==> flow/design.v <==
module ieee754multiplier (
    input logic clk, rst_n,
    input logic [31:0] a_i,
    input logic [31:0] b_i,
    input logic start_i,
    output logic done_o,
    output logic nan_o,
    output logic inifinit_o,
    output logic overflow_o,
    output logic underflow_o,
    output logic [31:0] product_o
);
typedef enum logic[1:0] {
    INITIAL_STATE = 2'b00,
    MULTIPLY_STEP = 2'b01,
    RESULT_VERIFICATION_STEP = 2'b10,
    DONE = 2'b11
} MULTIPLIER_FSM_STATE;
MULTIPLIER_FSM_STATE current_state;
logic [31:0] a_r, b_r;  
logic signal_a, signal_b;
logic [7:0] exponent_a, exponent_b;
logic [23:0] mantissa_a, mantissa_b;  
logic [47:0] mantissa_temp;
logic [9:0] exponent_temp;
logic [31:0] product_r;      
logic [1:0]  exponent_hi_r;  
always_comb begin : MULTIPLIER_COMB_BLOCK
    signal_a = a_r[31];  
    signal_b = b_r[31];  
    exponent_a = a_r[30:23];  
    exponent_b = b_r[30:23];  
    mantissa_a[23] = 1;
    mantissa_a[22:0] = a_r[22:0];   
    mantissa_b[23] = 1;
    mantissa_b[22:0] = b_r[22:0];   
    if (mantissa_a[22-:23] == 0 || mantissa_b[22-:23] == 0) begin  
        mantissa_temp = 0;  
        exponent_temp = 0;  
    end else begin
        mantissa_temp = mantissa_a * mantissa_b;  
        exponent_temp = exponent_a + exponent_b - 127;  
        if (mantissa_temp[47] == 1) begin  
            mantissa_temp = mantissa_temp >> 1;  
            exponent_temp = exponent_temp + 1;  
        end
    end
end
always_ff @(posedge clk, negedge rst_n) begin : MULTIPLIER_FF_BLOCK
    if(!rst_n) begin
        current_state <= INITIAL_STATE;
        a_r <= 32'b0;
        b_r <= 32'b0;
        product_r <= 32'b0;
        exponent_hi_r <= 2'b0;
        done_o <= 1'b0;
        nan_o <= 1'b0;
        inifinit_o <= 1'b0;
        overflow_o <= 1'b0;
        underflow_o <= 1'b0;
        product_o <= 32'b0;
    end else begin
        case (current_state)
            INITIAL_STATE, DONE: begin
                done_o <= 1'b0;
                if (start_i) begin
                    a_r <= a_i;
                    b_r <= b_i;
                    current_state <= MULTIPLY_STEP;
                end else begin
                    current_state <= INITIAL_STATE;
                end
            end
            MULTIPLY_STEP: begin
                product_r[31] <= signal_a ^ signal_b;  
                product_r[30:23] <= exponent_temp[7:0];  
                product_r[22:0] <= mantissa_temp[45:23];  
                exponent_hi_r <= exponent_temp[9:8];
                current_state <= RESULT_VERIFICATION_STEP;
            end
            RESULT_VERIFICATION_STEP: begin
                nan_o <= 1'b0;
                inifinit_o <= 1'b0;
                overflow_o <= 1'b0;
                underflow_o <= 1'b0;
                product_o <= product_r;
                if (product_r[30:23] == 8'hFF && product_r[22:0] != 23'b00) begin
                    nan_o <= 1'b1;
                    product_o <= 32'b00;
                end else if (product_r[30:23] == 8'b11111111 && product_r[22:0] == 23'b0) begin
                    inifinit_o <= 1'b1;
                end else if (exponent_hi_r[0] == 1'b1 || exponent_hi_r[1] == 1'b1) begin
                    overflow_o <= 1'b1;
                    product_o <= 32'h7FFFFFFF;
                end else if (product_r[30:23] == 8'b00000000) begin
                    underflow_o <= 1'b1;
                    product_o <= 32'b00;
                end
                done_o <= 1'b1;
                current_state <= DONE;
            end
        endcase
    end
end
endmodule
# [Tool chain data of ieee754multiplier]
# Module ieee754multiplier before and after one edit of its RTL, step after step.
# "orig" refers to lines of the RTL above, "edited" to lines of the edited file.
# "diff" is "edited" less "orig", of the values as shown; "change_rel_pct" is that difference over "orig", in percent.
# Library cell names are shortened.
# The mark - stands for no value.
[design] top_module="ieee754multiplier" clk_port="clk" cell_library="sky130hd" corner="tt_025C_1v80"

# [Diff]
# The edit as a unified diff against the file above.
# The edited RTL no longer does the same as the RTL above: the edit was made by script, with no optimisation intended.
# begin of diff
@@ -47,18 +47,6 @@
     end
 end
-always_ff @(posedge clk, negedge rst_n) begin : MULTIPLIER_FF_BLOCK
-    if(!rst_n) begin
-        current_state <= INITIAL_STATE;
-        a_r <= 32'b0;
-        b_r <= 32'b0;
-        product_r <= 32'b0;
-        exponent_hi_r <= 2'b0;
-        done_o <= 1'b0;
-        nan_o <= 1'b0;
-        inifinit_o <= 1'b0;
-        overflow_o <= 1'b0;
-        underflow_o <= 1'b0;
-        product_o <= 32'b0;
-    end else begin
+always_ff @(posedge clk) begin : MULTIPLIER_FF_BLOCK
+    begin
         case (current_state)
             INITIAL_STATE, DONE: begin
# end of diff

# [Word level]
# Yosys after proc, flatten, opt, wreduce and memory -nomap, before mapping. Memory bits, and registers merged into a memory's read port (data or address), are not among the register bits. Print and check cells are not counted. Equal cells are merged and count once.
[bits] item="regBits" orig=137 edited=137 diff=0 change_rel_pct=0.00
[bits] item="wordCells" orig=56 edited=49 diff=-7 change_rel_pct=-12.50
[op_classes] item="reduce_and_logical" orig=13 edited=15 diff=2 change_rel_pct=15.38
[op_classes] item="addsub" orig=3 edited=3 diff=0 change_rel_pct=0.00
[op_classes] item="mux" orig=21 edited=12 diff=-9 change_rel_pct=-42.86
[op_classes] item="multipliers" orig=1 edited=1 diff=0 change_rel_pct=0.00
[op_classes] item="logic" orig=1 edited=1 diff=0 change_rel_pct=0.00
[op_classes] item="equal" orig=4 edited=4 diff=0 change_rel_pct=0.00
[ops] op="1-bit two-way mux" orig=11 edited=5 diff=-6 change_rel_pct=-54.55
[ops] op="32-bit two-way mux" orig=4 edited=3 diff=-1 change_rel_pct=-25.00
[ops] op="10-bit two-way mux" orig=2 edited=1 diff=-1 change_rel_pct=-50.00
[ops] op="46-bit two-way mux" orig=2 edited=1 diff=-1 change_rel_pct=-50.00
[ops] op="2-bit OR reduction" orig=1 edited=2 diff=1 change_rel_pct=100.00
[ops] op="3-bit OR reduction" orig=0 edited=1 diff=1
[ops] op="23-bit zero test" orig=3 edited=3 diff=0 change_rel_pct=0.00
[ops] op="2-bit == test (second input constant)" orig=2 edited=2 diff=0 change_rel_pct=0.00
[ops] op="1-bit logical AND" orig=2 edited=2 diff=0 change_rel_pct=0.00
[ops] op="1-bit logical OR" orig=2 edited=2 diff=0 change_rel_pct=0.00
[ops] op="10-bit by 1-bit adder with 10-bit output (second input constant)" orig=1 edited=1 diff=0 change_rel_pct=0.00
[ops] op="8-bit by 8-bit adder with 9-bit output" orig=1 edited=1 diff=0 change_rel_pct=0.00
[ops] op="2-bit by 1-bit == test with 1-bit output (second input constant)" orig=1 edited=1 diff=0 change_rel_pct=0.00
[ops] op="8-bit == test (second input constant)" orig=1 edited=1 diff=0 change_rel_pct=0.00
[ops] op="2-bit zero test" orig=1 edited=1 diff=0 change_rel_pct=0.00
[ops] op="8-bit zero test" orig=1 edited=1 diff=0 change_rel_pct=0.00
[ops] op="24-bit by 24-bit multiplier with 48-bit output" orig=1 edited=1 diff=0 change_rel_pct=0.00
[ops] op="1-bit parallel mux with 2-bit select" orig=1 edited=1 diff=0 change_rel_pct=0.00
[ops] op="2-bit parallel mux with 3-bit select" orig=1 edited=1 diff=0 change_rel_pct=0.00
[ops] op="2-bit AND reduction" orig=1 edited=1 diff=0 change_rel_pct=0.00
[ops] op="2-bit nonzero test" orig=1 edited=1 diff=0 change_rel_pct=0.00
[ops] op="23-bit nonzero test" orig=1 edited=1 diff=0 change_rel_pct=0.00
[ops] op="9-bit by 7-bit subtractor with 10-bit output (second input constant)" orig=1 edited=1 diff=0 change_rel_pct=0.00
[ops] op="1-bit bitwise XOR" orig=1 edited=1 diff=0 change_rel_pct=0.00

# [Logic depth]
# Depth = most cells in a row (Yosys ltp): at word level without a register or memory, in the mapped netlist without a sequential cell, where the memories' decode and read muxes count.
[depth] item="word_depth" orig=5 edited=4 diff=-1 change_rel_pct=-20.00
[depth] item="abc_area" orig="0" edited="0"
[depth] item="mapped_depth" orig=29 edited=30 diff=1 change_rel_pct=3.45
[depth] item="ltp_nobuf" orig=25 edited=25 diff=0 change_rel_pct=0.00

# [After synthesis]
# Yosys stat after the flow's synthesis: flattened, memories mapped to cells. It holds for the ABC_AREA given above (unset counts as 0); a run with the other value may have another netlist.
[synth_totals] item="stdcells" orig=2692 edited=2527 diff=-165 change_rel_pct=-6.13
[synth_totals] item="ff_cells" orig=139 edited=137 diff=-2 change_rel_pct=-1.44
[synth_totals] item="seqArea_um2" orig=3479.6 edited=4093.9 diff=614.3 change_rel_pct=17.65
[synth_totals] item="area_um2" orig=24766.3 edited=24096.9 diff=-669.4 change_rel_pct=-2.70
[types] type="dfrtp_1" orig=138 edited=0 diff=-138 change_rel_pct=-100.00
[types] type="edfxtp_1" orig=0 edited=135 diff=135
[types] type="mux2_2" orig=65 edited=1 diff=-64 change_rel_pct=-98.46
[types] type="o22ai_1" orig=56 edited=4 diff=-52 change_rel_pct=-92.86
[types] type="inv_1" orig=661 edited=615 diff=-46 change_rel_pct=-6.96
[types] type="nand2_1" orig=313 edited=354 diff=41 change_rel_pct=13.10
[types] type="nor2_1" orig=105 edited=66 diff=-39 change_rel_pct=-37.14
[types] type="a21oi_1" orig=46 edited=72 diff=26 change_rel_pct=56.52
[types] type="mux2i_1" orig=15 edited=0 diff=-15 change_rel_pct=-100.00
[types] type="clkbuf_1" orig=114 edited=104 diff=-10 change_rel_pct=-8.77
[types] type="a21o_1" orig=8 edited=18 diff=10 change_rel_pct=125.00
[types] type="nand2b_1" orig=14 edited=5 diff=-9 change_rel_pct=-64.29
[types] type="o221ai_1" orig=11 edited=2 diff=-9 change_rel_pct=-81.82
[types] type="and2_1" orig=237 edited=244 diff=7 change_rel_pct=2.95
[types] type="nand3_1" orig=13 edited=6 diff=-7 change_rel_pct=-53.85
[types] type="o21ai_1" orig=7 edited=0 diff=-7 change_rel_pct=-100.00
[types] type="o21bai_1" orig=4 edited=11 diff=7 change_rel_pct=175.00
[types] type="xnor2_1" orig=25 edited=19 diff=-6 change_rel_pct=-24.00
# The list need not be complete.

# [Path before layout]
# Path of least setup slack by OpenSTA after synthesis, without wires, with an ideal clock, recovery checks aside; 20% of the period is set as input and as output delay. Where synthesis merged equal registers, the netlist keeps one of their names.
[synth_path] item="path_kind" orig="register -> register" edited="register -> register"
[synth_path] item="start" orig="register b_r[3]" edited="register a_r[13]"
[synth_path] item="end" orig="register (name not given)" edited="register exponent_hi_r[1]"
[synth_path] item="t_first_pin_ps" orig=0 edited=0 diff=0
[synth_path] item="path_slack_ps" orig=1997 edited=1351 diff=-646
[synth_path] item="setup_ps" orig=92 edited=147 diff=55
[synth_path] item="delay_ps" orig=7002 edited=7649 diff=647 change_rel_pct=9.24
[synth_path] item="stages" orig=28 edited=29 diff=1 change_rel_pct=3.57
[synth_path] item="t_arrival_ps" orig=6910 edited=7502 diff=592 change_rel_pct=8.57
[synth_path] item="tclk_ps" orig=9000 edited=9000 diff=0 change_rel_pct=0.00
[synth_path] item="synth_period_reached_ps" orig=7003 edited=7649 diff=646 change_rel_pct=9.22
# "delay_ps" = arrival - input delay + setup time.
# "stages": output pins that drive a net of the path, with the launching flip-flop's if there is one; two outputs of one cell count as two.
# "synth_period_reached_ps" = period - worst setup slack (recovery checks aside). The figure is calculated, with input and output delays left at 20% of the set period.
# Between the ends stands the longest chain of elaborated cells between them, by number of cells; it is not shown to be the way that was timed. Of several equally long chains one is given.
# Each line given opens the expression or statement behind the cell; cells for indexed reads and writes are added by Yosys, which also makes memories of some case tables.
[synth_via_orig] cell_sequence="dfrtp_1 -> clkbuf_1 -> clkbuf_1 -> nand2_1 -> fa_1 -> inv_1 -> fa_1 -> inv_1 -> fa_1 -> inv_1 -> fa_1 -> inv_1 -> fa_1 -> inv_1 -> fa_1 -> inv_1 -> fa_1 -> inv_1 -> ha_1 -> nand4_2 -> nor4_2 -> o311ai_1 -> a21oi_2 -> o21ai_2 -> o31a_1 -> or3_1 -> a211o_1 -> o221ai_1" elab_chain_cells=3
[synth_rtl_orig] item="start, declared" line_no=20 text="logic [31:0] a_r, b_r;"
[synth_rtl_orig] item="start, assigned" line_no=53 text="b_r <= 32'b0;"
[synth_rtl_orig] item="start, assigned" line_no=68 text="b_r <= b_i;"
[synth_rtl_orig] item="24-bit by 24-bit multiplier with 48-bit output" line_no=41 text="mantissa_temp = mantissa_a * mantissa_b;"
[synth_rtl_orig] item="46-bit two-way mux" line_no=43 text="if (mantissa_temp[47] == 1) begin"
[synth_rtl_orig] item="46-bit two-way mux" line_no=37 text="if (mantissa_a[22-:23] == 0 || mantissa_b[22-:23] == 0) begin"
[synth_rtl_orig] item="end, assigned" line_no=54
[synth_rtl_orig] item="end, assigned" line_no=77
[synth_rtl_orig] item="end, declared" line_no=26
[synth_via_edited] cell_sequence="edfxtp_1 -> clkbuf_1 -> nand2_1 -> fa_1 -> inv_1 -> fa_1 -> inv_1 -> fa_1 -> inv_1 -> fa_1 -> inv_1 -> fa_1 -> inv_1 -> fa_1 -> inv_1 -> fa_1 -> inv_1 -> ha_1 -> a211oi_2 -> o211ai_1 -> a311oi_1 -> nor3b_1 -> or4_4 -> and3_4 -> buf_6 -> or3_1 -> buf_2 -> or4_1 -> a21oi_1" elab_chain_cells=2
[synth_rtl_edited] item="start, declared" line_no=20 text="logic [31:0] a_r, b_r;"
[synth_rtl_edited] item="start, assigned" line_no=55 text="a_r <= a_i;"
[synth_rtl_edited] item="24-bit by 24-bit multiplier with 48-bit output" line_no=41 text="mantissa_temp = mantissa_a * mantissa_b;"
[synth_rtl_edited] item="10-bit two-way mux" line_no=43 text="if (mantissa_temp[47] == 1) begin"
[synth_rtl_edited] item="end, assigned" line_no=66 text="exponent_hi_r <= exponent_temp[9:8];"
[synth_rtl_edited] item="end, declared" line_no=27 text="logic [1:0]  exponent_hi_r;"

# [Worst path after layout]
# Path of least setup slack in the final report of the runs of pair 1 (OpenROAD, finished layout, wires in). Where an end is a register, its clock arrival counts in the times.
# The report prints the path's times to 10 ps; the period is as set.
[layout_path] item="path_kind" orig="register -> register" edited="register -> register"
[layout_path] item="start" orig="register b_r[9]" edited="register b_r[10]"
[layout_path] item="end" orig="register (name not given)" edited="register (name not given)"
[layout_path] item="path_slack_ps" orig=800 edited=500 diff=-300
[layout_path] item="tclk_ps" orig=9000 edited=9000 diff=0 change_rel_pct=0.00
[layout_path] item="setup_ps" orig=170 edited=220 diff=50
[layout_path] item="stages" orig=24 edited=25 diff=1 change_rel_pct=4.17
[layout_path] item="t_arrival_ps" orig=8470 edited=8750 diff=280 change_rel_pct=3.31
[layout_path] item="t_first_pin_ps" orig=450 edited=470 diff=20 change_rel_pct=4.44
# Between the ends stands the longest chain of elaborated cells between them, by number of cells; it is not shown to be the way that was timed. Of several equally long chains one is given.
[layout_via_orig] cell_sequence="dfrtp_1 -> nand2_1 -> fa_1 -> fa_1 -> inv_1 -> fa_1 -> inv_1 -> fa_1 -> inv_1 -> fa_1 -> fa_1 -> inv_1 -> fa_1 -> inv_1 -> ha_1 -> nand4_2 -> nor4_1 -> o2111ai_1 -> nand4_1 -> a41o_1 -> a22o_1 -> buf_4 -> mux2i_1 -> o22ai_1" elab_chain_cells=3
[layout_rtl_orig] item="start, declared" line_no=20 text="logic [31:0] a_r, b_r;"
[layout_rtl_orig] item="start, assigned" line_no=53 text="b_r <= 32'b0;"
[layout_rtl_orig] item="start, assigned" line_no=68 text="b_r <= b_i;"
[layout_rtl_orig] item="24-bit by 24-bit multiplier with 48-bit output" line_no=41 text="mantissa_temp = mantissa_a * mantissa_b;"
[layout_rtl_orig] item="46-bit two-way mux" line_no=43 text="if (mantissa_temp[47] == 1) begin"
[layout_rtl_orig] item="46-bit two-way mux" line_no=37 text="if (mantissa_a[22-:23] == 0 || mantissa_b[22-:23] == 0) begin"
[layout_rtl_orig] item="end, assigned" line_no=54
[layout_rtl_orig] item="end, assigned" line_no=77
[layout_rtl_orig] item="end, declared" line_no=26
[layout_via_edited] cell_sequence="edfxtp_1 -> buf_4 -> and2_1 -> fa_1 -> fa_1 -> inv_1 -> fa_1 -> fa_1 -> inv_1 -> fa_1 -> fa_1 -> inv_1 -> fa_1 -> inv_1 -> ha_1 -> nand4_1 -> a21oi_1 -> o2111ai_1 -> a211oi_1 -> or4_4 -> a21oi_1 -> buf_4 -> nor3_2 -> nand2b_1 -> o32ai_1" elab_chain_cells=2
[layout_rtl_edited] item="start, declared" line_no=20 text="logic [31:0] a_r, b_r;"
[layout_rtl_edited] item="start, assigned" line_no=56 text="b_r <= b_i;"
[layout_rtl_edited] item="24-bit by 24-bit multiplier with 48-bit output" line_no=41 text="mantissa_temp = mantissa_a * mantissa_b;"
[layout_rtl_edited] item="46-bit two-way mux" line_no=43 text="if (mantissa_temp[47] == 1) begin"
[layout_rtl_edited] item="end, assigned" line_no=65
[layout_rtl_edited] item="end, declared" line_no=26

# [Measured runs]
# Runs of the flow (Yosys, OpenROAD) on both versions; the two runs of a pair have the same settings. The constraints put input and output delay at 20% of the set period each and load the outputs with 0.01 pF.
[settings_pair_1] CORE_UTILIZATION=50 period_ns=9.0 CAP_MARGIN=20 CORE_MARGIN=2 SLEW_MARGIN=20
[results_pair_1] item="worst_hold_slack_ps" orig=481 edited=566 diff=85
[results_pair_1] item="setup_worst_slack_ps" orig=803 edited=498 diff=-305
[results_pair_1] item="timing.setup.tns_ps" orig=0 edited=0 diff=0
[results_pair_1] item="synth_chip_area_um2" orig=24766.3 edited=24096.9 diff=-669.4 change_rel_pct=-2.70
[results_pair_1] item="total_die_area_um2" orig=51329.4 edited=49965.7 diff=-1363.7 change_rel_pct=-2.66
[results_pair_1] item="finalUtil_frac" orig=0.554 edited=0.561 diff=0.007
[settings_pair_2] CAP_MARGIN=10 CORE_UTILIZATION=27 HOLD_SLACK_MARGIN=0.13 MAX_ROUTING_LAYER="met5" MIN_ROUTING_LAYER="met1" PLACE_DENSITY_LB_ADDON=0.11 SETUP_SLACK_MARGIN=1.22 TNS_END_PERCENT=25 period_ns=7.04 CORE_MARGIN=2 SLEW_MARGIN=20
[results_pair_2] item="worst_hold_slack_ps" orig=488 edited=568 diff=80
[results_pair_2] item="setup_worst_slack_ps" orig=-171 edited=-438 diff=-267
[results_pair_2] item="timing.setup.tns_ps" orig=-362 edited=-11098 diff=-10736
[results_pair_2] item="synth_chip_area_um2" orig=24766.3 edited=24096.9 diff=-669.4 change_rel_pct=-2.70
[results_pair_2] item="total_die_area_um2" orig=94166.1 edited=91654.5 diff=-2511.6 change_rel_pct=-2.67
[results_pair_2] item="finalUtil_frac" orig=0.336 edited=0.345 diff=0.009
